==> flow/design.v <==
`timescale 1ns / 1ps
module dsp_macro_1(
input         CLK,
input  [17:0] A,
input  [17:0] B,
input  [47:0] C,
output [47:0] P
);
reg signed [17:0] a_r, b_r;
reg        [47:0] c_r;
reg signed [35:0] m_r;
reg        [47:0] p_r0, p_r1, p_r2;
always @(posedge CLK) begin
	a_r  <= A;
	b_r  <= B;
	c_r  <= C;
	m_r  <= a_r * b_r;
	p_r0 <= {{12{m_r[35]}}, m_r} + c_r;
	p_r1 <= p_r0;
	p_r2 <= p_r1;
end
assign P = p_r2;
endmodule
`timescale 1ns / 1ps
module mul(
input clk, 
input [7:0] w, 
input [7:0] x, 
output[15:0] y
);
wire [17:0] dsp_A, dsp_B;
wire [47:0] dsp_P;
assign dsp_A = w[7]? {10'b11_1111_1111, w} : {10'b00_0000_0000, w};
assign dsp_B = x[7]? {10'b11_1111_1111, x} : {10'b00_0000_0000, x};
assign y = dsp_P[15:0];
dsp_macro_1 u_dsp(.CLK(clk), .A(dsp_A), .B(dsp_B), .C(48'b0), .P(dsp_P));
endmodule
`timescale 1ns / 1ps
module adder_tree(
input clk, 
input rstn,
input vld_i,
input [15:0] mul_00, 
input [15:0] mul_01, 
input [15:0] mul_02, 
input [15:0] mul_03, 
input [15:0] mul_04, 
input [15:0] mul_05, 
input [15:0] mul_06, 
input [15:0] mul_07,
input [15:0] mul_08, 
input [15:0] mul_09, 
input [15:0] mul_10, 
input [15:0] mul_11, 
input [15:0] mul_12, 
input [15:0] mul_13, 
input [15:0] mul_14, 
input [15:0] mul_15, 
input [15:0] mul_16,
input [15:0] mul_17,
input [15:0] mul_18, 
input [15:0] mul_19, 
input [15:0] mul_20, 
input [15:0] mul_21, 
input [15:0] mul_22, 
input [15:0] mul_23, 
input [15:0] mul_24, 
input [15:0] mul_25,
input [15:0] mul_26,
output[20:0] acc_o,
output       vld_o 
);
reg [16:0] y1_0;
reg [16:0] y1_1;
reg [16:0] y1_2;
reg [16:0] y1_3;
reg [16:0] y1_4;
reg [16:0] y1_5;
reg [16:0] y1_6;
reg [16:0] y1_7;
reg [16:0] y1_8;
reg [16:0] y1_9;
reg [16:0] y1_10;
reg [16:0] y1_11;
reg [16:0] y1_12;
reg [16:0] y1_13;
reg [17:0] y2_0;
reg [17:0] y2_1;
reg [17:0] y2_2;
reg [17:0] y2_3;
reg [17:0] y2_4;
reg [17:0] y2_5;
reg [17:0] y2_6;
reg [18:0] y3_0;
reg [18:0] y3_1;
reg [18:0] y3_2;
reg [18:0] y3_3;
reg [19:0] y4_0;
reg [19:0] y4_1;
reg [20:0] y5;
reg vld_i_d1, vld_i_d2, vld_i_d3, vld_i_d4, vld_i_d5;
always@(posedge clk, negedge rstn) begin
	if(!rstn) begin
		y1_0 <= 17'd0;
		y1_1 <= 17'd0;
		y1_2 <= 17'd0;
		y1_3 <= 17'd0;
		y1_4 <= 17'd0;
		y1_5 <= 17'd0;
		y1_6 <= 17'd0;
		y1_7 <= 17'd0;
		y1_8 <= 17'd0;
		y1_9 <= 17'd0;
		y1_10 <= 17'd0;
		y1_11 <= 17'd0;
		y1_12 <= 17'd0;
		y1_13 <= 17'd0;
	end
	else begin 
		y1_0 <= $signed(mul_00) + $signed(mul_01);
		y1_1 <= $signed(mul_02) + $signed(mul_03);
		y1_2 <= $signed(mul_04) + $signed(mul_05);
		y1_3 <= $signed(mul_06) + $signed(mul_07);
		y1_4 <= $signed(mul_08) + $signed(mul_09);
		y1_5 <= $signed(mul_10) + $signed(mul_11);
		y1_6 <= $signed(mul_12) + $signed(mul_13);
		y1_7 <= $signed(mul_14) + $signed(mul_15);
		y1_8 <= $signed(mul_16) + $signed(mul_17);
		y1_9 <= $signed(mul_18) + $signed(mul_19);
		y1_10 <= $signed(mul_20) + $signed(mul_21);
		y1_11 <= $signed(mul_22) + $signed(mul_23);
		y1_12 <= $signed(mul_24) + $signed(mul_25);
		y1_13 <= $signed(mul_26);
	end
end
always@(posedge clk, negedge rstn) begin
	if(!rstn) begin
		y2_0 <= 18'd0;
		y2_1 <= 18'd0;
		y2_2 <= 18'd0;
		y2_3 <= 18'd0;
		y2_4 <= 18'd0;
		y2_5 <= 18'd0;
		y2_6 <= 18'd0;		
	end
	else begin 
		y2_0 <= $signed(y1_0) + $signed(y1_1);
		y2_1 <= $signed(y1_2) + $signed(y1_3);
		y2_2 <= $signed(y1_4) + $signed(y1_5);
		y2_3 <= $signed(y1_6) + $signed(y1_7);
		y2_4 <= $signed(y1_8) + $signed(y1_9);
		y2_5 <= $signed(y1_10) + $signed(y1_11);
		y2_6 <= $signed(y1_12) + $signed(y1_13);
	end
end
always@(posedge clk, negedge rstn) begin
	if(!rstn) begin
		y3_0 <= 19'd0;
		y3_1 <= 19'd0;
		y3_2 <= 19'd0;
		y3_3 <= 19'd0;
	end
	else begin 
		y3_0 <= $signed(y2_0) + $signed(y2_1);
		y3_1 <= $signed(y2_2) + $signed(y2_3);
		y3_2 <= $signed(y2_4) + $signed(y2_5);
		y3_3 <= $signed(y2_6);
	end
end
always@(posedge clk, negedge rstn) begin
	if(!rstn) begin
		y4_0 <= 20'd0;
		y4_1 <= 20'd0;
	end
	else begin
		y4_0 <= $signed(y3_0) + $signed(y3_1);
		y4_1 <= $signed(y3_2) + $signed(y3_3);
    end
end
always@(posedge clk, negedge rstn) begin
	if(!rstn)
		y5 <= 21'd0;
	else
		y5 <= $signed(y4_0) + $signed(y4_1);
end
always@(posedge clk, negedge rstn) begin
	if(!rstn) begin
		vld_i_d1 <= 0;
		vld_i_d2 <= 0;
		vld_i_d3 <= 0;
		vld_i_d4 <= 0;
		vld_i_d5 <= 0;
	end
	else begin 
		vld_i_d1 <= vld_i   ;
		vld_i_d2 <= vld_i_d1;
		vld_i_d3 <= vld_i_d2;
		vld_i_d4 <= vld_i_d3;
		vld_i_d5 <= vld_i_d4;		
	end
end
assign vld_o = vld_i_d5;
assign acc_o = $signed(y5);
endmodule
`timescale 1ns / 1ps
module mac(
input clk, 
input rstn, 
input vld_i, 
input [215:0] win, 
input [215:0] din,
output[ 20:0] acc_o, 
output        vld_o
);
wire[15:0] y00;
wire[15:0] y01;
wire[15:0] y02;
wire[15:0] y03;
wire[15:0] y04;
wire[15:0] y05;
wire[15:0] y06;
wire[15:0] y07;
wire[15:0] y08;
wire[15:0] y09;
wire[15:0] y10;
wire[15:0] y11;
wire[15:0] y12;
wire[15:0] y13;
wire[15:0] y14;
wire[15:0] y15;
wire[15:0] y16;
wire[15:0] y17;
wire[15:0] y18;
wire[15:0] y19;
wire[15:0] y20;
wire[15:0] y21;
wire[15:0] y22;
wire[15:0] y23;
wire[15:0] y24;
wire[15:0] y25;
wire[15:0] y26;
reg vld_i_d0, vld_i_d1, vld_i_d2, vld_i_d3, vld_i_d4;
mul u_mul_00(.clk(clk), .w(win[  7:  0]),.x(din[  7:  0]),.y(y00));
mul u_mul_01(.clk(clk), .w(win[ 15:  8]),.x(din[ 15:  8]),.y(y01));
mul u_mul_02(.clk(clk), .w(win[ 23: 16]),.x(din[ 23: 16]),.y(y02));
mul u_mul_03(.clk(clk), .w(win[ 31: 24]),.x(din[ 31: 24]),.y(y03));
mul u_mul_04(.clk(clk), .w(win[ 39: 32]),.x(din[ 39: 32]),.y(y04));
mul u_mul_05(.clk(clk), .w(win[ 47: 40]),.x(din[ 47: 40]),.y(y05));
mul u_mul_06(.clk(clk), .w(win[ 55: 48]),.x(din[ 55: 48]),.y(y06));
mul u_mul_07(.clk(clk), .w(win[ 63: 56]),.x(din[ 63: 56]),.y(y07));
mul u_mul_08(.clk(clk), .w(win[ 71: 64]),.x(din[ 71: 64]),.y(y08));
mul u_mul_09(.clk(clk), .w(win[ 79: 72]),.x(din[ 79: 72]),.y(y09));
mul u_mul_10(.clk(clk), .w(win[ 87: 80]),.x(din[ 87: 80]),.y(y10));
mul u_mul_11(.clk(clk), .w(win[ 95: 88]),.x(din[ 95: 88]),.y(y11));
mul u_mul_12(.clk(clk), .w(win[103: 96]),.x(din[103: 96]),.y(y12));
mul u_mul_13(.clk(clk), .w(win[111:104]),.x(din[111:104]),.y(y13));
mul u_mul_14(.clk(clk), .w(win[119:112]),.x(din[119:112]),.y(y14));
mul u_mul_15(.clk(clk), .w(win[127:120]),.x(din[127:120]),.y(y15));
mul u_mul_16(.clk(clk), .w(win[135:128]),.x(din[135:128]),.y(y16));
mul u_mul_17(.clk(clk), .w(win[143:136]),.x(din[143:136]),.y(y17));
mul u_mul_18(.clk(clk), .w(win[151:144]),.x(din[151:144]),.y(y18));
mul u_mul_19(.clk(clk), .w(win[159:152]),.x(din[159:152]),.y(y19));
mul u_mul_20(.clk(clk), .w(win[167:160]),.x(din[167:160]),.y(y20));
mul u_mul_21(.clk(clk), .w(win[175:168]),.x(din[175:168]),.y(y21));
mul u_mul_22(.clk(clk), .w(win[183:176]),.x(din[183:176]),.y(y22));
mul u_mul_23(.clk(clk), .w(win[191:184]),.x(din[191:184]),.y(y23));
mul u_mul_24(.clk(clk), .w(win[199:192]),.x(din[199:192]),.y(y24));
mul u_mul_25(.clk(clk), .w(win[207:200]),.x(din[207:200]),.y(y25));
mul u_mul_26(.clk(clk), .w(win[215:208]),.x(din[215:208]),.y(y26));
always@(posedge clk, negedge rstn) begin
	if(!rstn) begin
	    vld_i_d0 <= 0;
		vld_i_d1 <= 0;
		vld_i_d2 <= 0;
		vld_i_d3 <= 0;
		vld_i_d4 <= 0;
	end
	else begin 
		vld_i_d0 <= vld_i   ;
		vld_i_d1 <= vld_i_d0;
		vld_i_d2 <= vld_i_d1;
		vld_i_d3 <= vld_i_d2;
		vld_i_d4 <= vld_i_d3;		
	end
end
adder_tree u_adder_tree(
. clk(clk), 
. rstn(rstn),
. vld_i(vld_i_d4),
. mul_00(y00), 
. mul_01(y01), 
. mul_02(y02), 
. mul_03(y03), 
. mul_04(y04), 
. mul_05(y05), 
. mul_06(y06), 
. mul_07(y07),
. mul_08(y08),
. mul_09(y09), 
. mul_10(y10), 
. mul_11(y11), 
. mul_12(y12), 
. mul_13(y13), 
. mul_14(y14), 
. mul_15(y15), 
. mul_16(y16),
. mul_17(y17), 
. mul_18(y18), 
. mul_19(y19), 
. mul_20(y20), 
. mul_21(y21), 
. mul_22(y22), 
. mul_23(y23), 
. mul_24(y24), 
. mul_25(y25),
. mul_26(y26),  
. acc_o(acc_o),
. vld_o(vld_o) 
);
endmodule
Appendix: tool output

Step by step through the tools: mac
Tool output for the design above before and after an edit, in the order of the flow.
"original" refers to lines of the RTL above, "edited" to lines of the edited file.
"change": "edited" minus "original" as printed here. "rel. change": 100 x difference / "original".
Operators carry their Yosys type and port widths (W data, S select, Z words).
Library cell names are shortened.
The mark -- stands for no value.

design
  top = mac
  clock input = clk
  cell library = sky130hd
  corner = tt_025C_1v80

Edit of the RTL
The edit as a unified diff against the file above.
The edited RTL no longer does the same as the RTL above: the edit was made by script, with no optimisation intended.

begin of diff
@@ -46,5 +46,5 @@
 input [15:0] mul_03, 
 input [15:0] mul_04, 
-input [15:0] mul_05, 
+input [7:0] mul_05, 
 input [15:0] mul_06, 
 input [15:0] mul_07,
end of diff

Word-level counts
Counts by Yosys on the flattened word-level netlist (proc, flatten, opt, wreduce; memories kept). Register bits leave out memories and registers merged into their read ports (data or address); mux counts leave out enables and synchronous resets folded into registers. Print and check cells are left out. Cells with the same type and inputs are merged into one.

bit counts
  element                          original  edited  change  rel. change (%)
  register bits after elaboration  3209      3177    -32     -1.00
  output and inout bits            22        22      0       0.00
  word-level cells                 307       307     0       0.00

cells by class
  element                    original  edited  change  rel. change (%)
  add/subtract/negate cells  26        26      0       0.00
  multiplexer cells          54        54      0       0.00
  $mul                       27        27      0       0.00

operators by type and width
  operator          original  edited  change  rel. change (%)
  $mul A18 B18 Y16  27        26      -1      -3.70
  $add A16 B16 Y17  13        12      -1      -7.69
  $add A16 B8 Y17   0         1       +1      --
  $mul A18 B18 Y8   0         1       +1      --
  $mux W18          54        54      0       0.00
  $add A17 B17 Y18  6         6       0       0.00
  $add A18 B18 Y19  3         3       0       0.00
  $add A17 B16 Y18  1         1       0       0.00
  $add A19 B18 Y20  1         1       0       0.00
  $add A19 B19 Y20  1         1       0       0.00
  $add A20 B20 Y21  1         1       0       0.00

Logic depth
Yosys ltp: most cells in a row. Word level: on the elaborated netlist, between registers, memories and ports. Mapped: between sequential cells and ports; inverters and the memories' decode and read muxes count.

logic depth
  element                  original  edited  change  rel. change (%)
  depth after elaboration  1         1       0       0.00
  ABC_AREA                 0         0       --      --
  depth in mapped cells    22        23      +1      +4.55

Synthesis result
Source: synth_stat.txt of the flow (Yosys; design flattened, memories mapped). It holds for the ABC_AREA given above (unset counts as 0); a run with the other value may have another netlist.

cell types
  cell       original  edited  change  rel. change (%)
  inv_1      3383      3290    -93     -2.75
  o21ai_0    130       59      -71     -54.62
  fa_1       1927      1867    -60     -3.11
  o2111ai_1  15        57      +42     +280.00
  nand2_1    869       828     -41     -4.72
  nor2_1     443       402     -41     -9.26
  ha_1       1961      1923    -38     -1.94
  a21oi_1    384       348     -36     -9.38
  or2_2      52        17      -35     -67.31
  a2111oi_0  6         39      +33     +550.00
  dfxtp_1    2160      2128    -32     -1.48
  nor3_1     184       152     -32     -17.39
  o21a_1     97        68      -29     -29.90
  o21bai_1   52        79      +27     +51.92
  or3_1      58        81      +23     +39.66
  o41ai_2    24        1       -23     -95.83
  inv_2      0         23      +23     --
  nand2b_1   61        40      -21     -34.43

Not every row of either side is listed.

synthesis totals
  element                          original  edited    change   rel. change (%)
  area of sequential cells (µm²)   55978.7   55338.1   -640.6   -1.14
  cell area after synthesis (µm²)  166455.9  162570.9  -3885.0  -2.33
  flip-flops                       2669      2637      -32      -1.20
  mapped cells                     15600     15139     -461     -2.96

The figures by module come from a second, unflattened synthesis with its own total; it is not the netlist above.

unflattened totals
  element                                        original  edited    change  rel. change (%)
  cell total of the unflattened synthesis        54431     54431     0       0.00
  area total of the unflattened synthesis (µm²)  561721.2  561721.2  0.0     0.00

Each row is one instance without its submodules.

by module, original
  module       area (µm²)  cells  times used
  dsp_macro_1  19636.3     1903   27
  adder_tree   31313.8     3018   1
  mac          125.1       5      1
  mul          3.8         1      27

by module, edited
  module       area (µm²)  cells  times used
  dsp_macro_1  19636.3     1903   27
  adder_tree   31313.8     3018   1
  mac          125.1       5      1
  mul          3.8         1      27

Timing after synthesis
Source: OpenSTA report_checks on the synthesized netlist (no wires, ideal clock, input and output delay 20% of the period each), path of least setup slack; recovery checks are left aside. Register names are those of the netlist, which keeps one name where synthesis merged equal registers.

path post-synthesis
  element                            original                    edited                      change  rel. change (%)
  path kind                          reg-to-reg                  reg-to-reg                  --      --
  start                              reg (no name shown)         reg (no name shown)         --      --
  end                                reg u_mul_03.u_dsp.m_r[15]  reg u_mul_15.u_dsp.m_r[15]  --      --
  arrival (ns)                       4.941                       4.961                       +0.020  +0.40
  data required time (ns)            5.864                       5.871                       +0.007  +0.12
  driving pins on the path           19                          19                          0       0.00
  delay of the path (ns)             5.077                       5.090                       +0.013  +0.26
  clock period (ns)                  6.0                         6.0                         0.0     0.00
  slack (ns)                         0.923                       0.909                       -0.014  --
  path buffers                       0                           0                           0       --
  launch time at the first pin (ns)  0.000                       0.000                       0.000   --
  synthesis period reached (ns)      5.077                       5.091                       +0.014  +0.28

"delay of the path" = arrival - input delay + setup time.
"driving pins on the path": output pins that drive a net of the path, with the launching flip-flop's if there is one; two outputs of one cell count as two.
"synthesis period reached" is the clock period less the worst setup slack; recovery checks do not enter. This is arithmetic on one report: input and output delays are still those of the set period (20% each).

between the ends, post-synthesis, original
  cell sequence = dfxtp_1 -> nand2_1 -> fa_1 -> inv_1 -> fa_1 -> fa_1 -> inv_1 -> fa_1 -> inv_1 -> fa_1 -> inv_1 -> fa_1 -> inv_1 -> ha_1 -> and2_1 -> o21ai_0 -> o21ai_0 -> o41ai_1 -> xor2_1

ends and longest elaborated chain, post-synthesis, original
  element        line  RTL
  end, assigned  17    m_r <= a_r * b_r;
  end, declared  11    reg signed [35:0] m_r;

original: No chain of elaborated cells between the ends is given.

between the ends, post-synthesis, edited
  cell sequence = dfxtp_1 -> nand2_1 -> fa_1 -> inv_1 -> fa_1 -> fa_1 -> inv_1 -> fa_1 -> inv_1 -> fa_1 -> inv_1 -> fa_1 -> inv_1 -> ha_1 -> and2_1 -> o21ai_0 -> nand2_1 -> o41ai_1 -> xnor2_1

ends and longest elaborated chain, post-synthesis, edited
  element        line  RTL
  end, assigned  17    m_r <= a_r * b_r;
  end, declared  11    reg signed [35:0] m_r;

edited: No chain of elaborated cells between the ends is given.

Path in the finished layout
Path of least setup slack in the final report of each run of set A (OpenROAD, finished layout, wires in). Where an end is a register, its clock arrival counts in the times.

path after layout
  element                            original                    edited                      change  rel. change (%)
  path kind                          reg-to-reg                  reg-to-reg                  --      --
  start                              reg u_mul_03.u_dsp.b_r[1]   reg (no name shown)         --      --
  end                                reg u_mul_03.u_dsp.m_r[15]  reg u_mul_00.u_dsp.m_r[14]  --      --
  driving pins on the path           19                          19                          0       0.00
  data required time (ns)            6.83                        6.80                        -0.03   -0.44
  clock period (ns)                  6.0                         6.0                         0.0     0.00
  path buffers                       0                           0                           0       --
  slack (ns)                         0.57                        0.53                        -0.04   --
  arrival (ns)                       6.26                        6.28                        +0.02   +0.32
  launch time at the first pin (ns)  0.90                        0.87                        -0.03   -3.33

The rows between start and end are the longest chain of elaborated cells between them; the timing report does not say that the signal goes this way. Where chains are equally long, one stands for them.
Each line given opens the expression or statement behind the cell; cells for indexed reads and writes are added by Yosys, which also makes memories of some case tables.

between the ends, after layout, original
  cell sequence = dfxtp_1 -> nand2_1 -> fa_1 -> inv_1 -> fa_1 -> fa_1 -> inv_1 -> fa_1 -> inv_1 -> fa_1 -> inv_1 -> fa_1 -> inv_1 -> ha_1 -> and2_1 -> o21ai_0 -> o21ai_0 -> o41ai_1 -> xor2_1
  length of the longest elaborated chain = 1

ends and longest elaborated chain, after layout, original
  element           line  RTL
  start, declared   9     reg signed [17:0] a_r, b_r;
  start, assigned   15    b_r <= B;
  $mul A18 B18 Y16  17    m_r <= a_r * b_r;
  end, assigned     17
  end, declared     11    reg signed [35:0] m_r;

between the ends, after layout, edited
  cell sequence = dfxtp_1 -> nand2_1 -> fa_1 -> inv_1 -> fa_1 -> fa_1 -> inv_1 -> fa_1 -> inv_1 -> fa_1 -> inv_1 -> fa_1 -> inv_1 -> ha_1 -> and2_1 -> a31oi_1 -> nand2_1 -> o41ai_1 -> xnor2_1

ends and longest elaborated chain, after layout, edited
  element        line  RTL
  end, assigned  17    m_r <= a_r * b_r;
  end, declared  11    reg signed [35:0] m_r;

edited: No chain of elaborated cells between the ends is given.

Layout results
Both versions went through the flow (Yosys, OpenROAD) with the same settings in each pair. Constraints: input delay and output delay 20% of the set period each, output load 0.01 pF.

settings, set A
  CORE_UTILIZATION = 40
  period_ns = 6.0
  CAP_MARGIN = 20
  CORE_MARGIN = 2
  SLEW_MARGIN = 20

measured results, set A
  element                                original  edited    change   rel. change (%)
  synthesized cell area (µm²)            166455.9  162570.9  -3885.0  -2.33
  total power after layout (mW)          114.568   110.890   -3.678   -3.21
  post-route utilization (%)             45.4      45.3      -0.1     --
  clock period achieved (ns)             5.433     5.473     +0.040   +0.74
  standard-cell area after layout (µm²)  188005.0  183579.0  -4426.0  -2.35
  total die area (µm²)                   421318.0  411541.0  -9777.0  -2.32
  lowest setup slack (ns)                0.567     0.527     -0.040   --
  final setup TNS (ns)                   0.000     0.000     0.000    --

settings, set B
  CELL_PAD_IN_SITES_GLOBAL_PLACEMENT = 0
  CORE_UTILIZATION = 51
  CTS_CLUSTER_DIAMETER = 51
  GPL_ROUTABILITY_DRIVEN = 1
  MIN_ROUTING_LAYER = met2
  PLACE_DENSITY = 0.68
  SLEW_MARGIN = 0
  period_ns = 3.46
  CAP_MARGIN = 20
  CORE_MARGIN = 2

measured results, set B
  element                                    original  edited    change   rel. change (%)
  worst hold slack in the final report (ns)  0.172     0.159     -0.013   --
  synthesized cell area (µm²)                166455.9  162570.9  -3885.0  -2.33
  post-route utilization (%)                 65.4      64.8      -0.6     --
  clock period achieved (ns)                 5.006     5.062     +0.056   +1.12
  standard-cell area after layout (µm²)      212307.0  205726.0  -6581.0  -3.10
  total die area (µm²)                       330970.0  323300.0  -7670.0  -2.32
  lowest setup slack (ns)                    -1.546    -1.602    -0.056   --
  final setup TNS (ns)                       -253.356  -242.117  +11.239  --

"clock period achieved" means the clock period less the worst setup slack. The figure is calculated, with input and output delays left at 20% of the set period.
"total power after layout": no workload was simulated; the value follows from the tool's default switching activity.
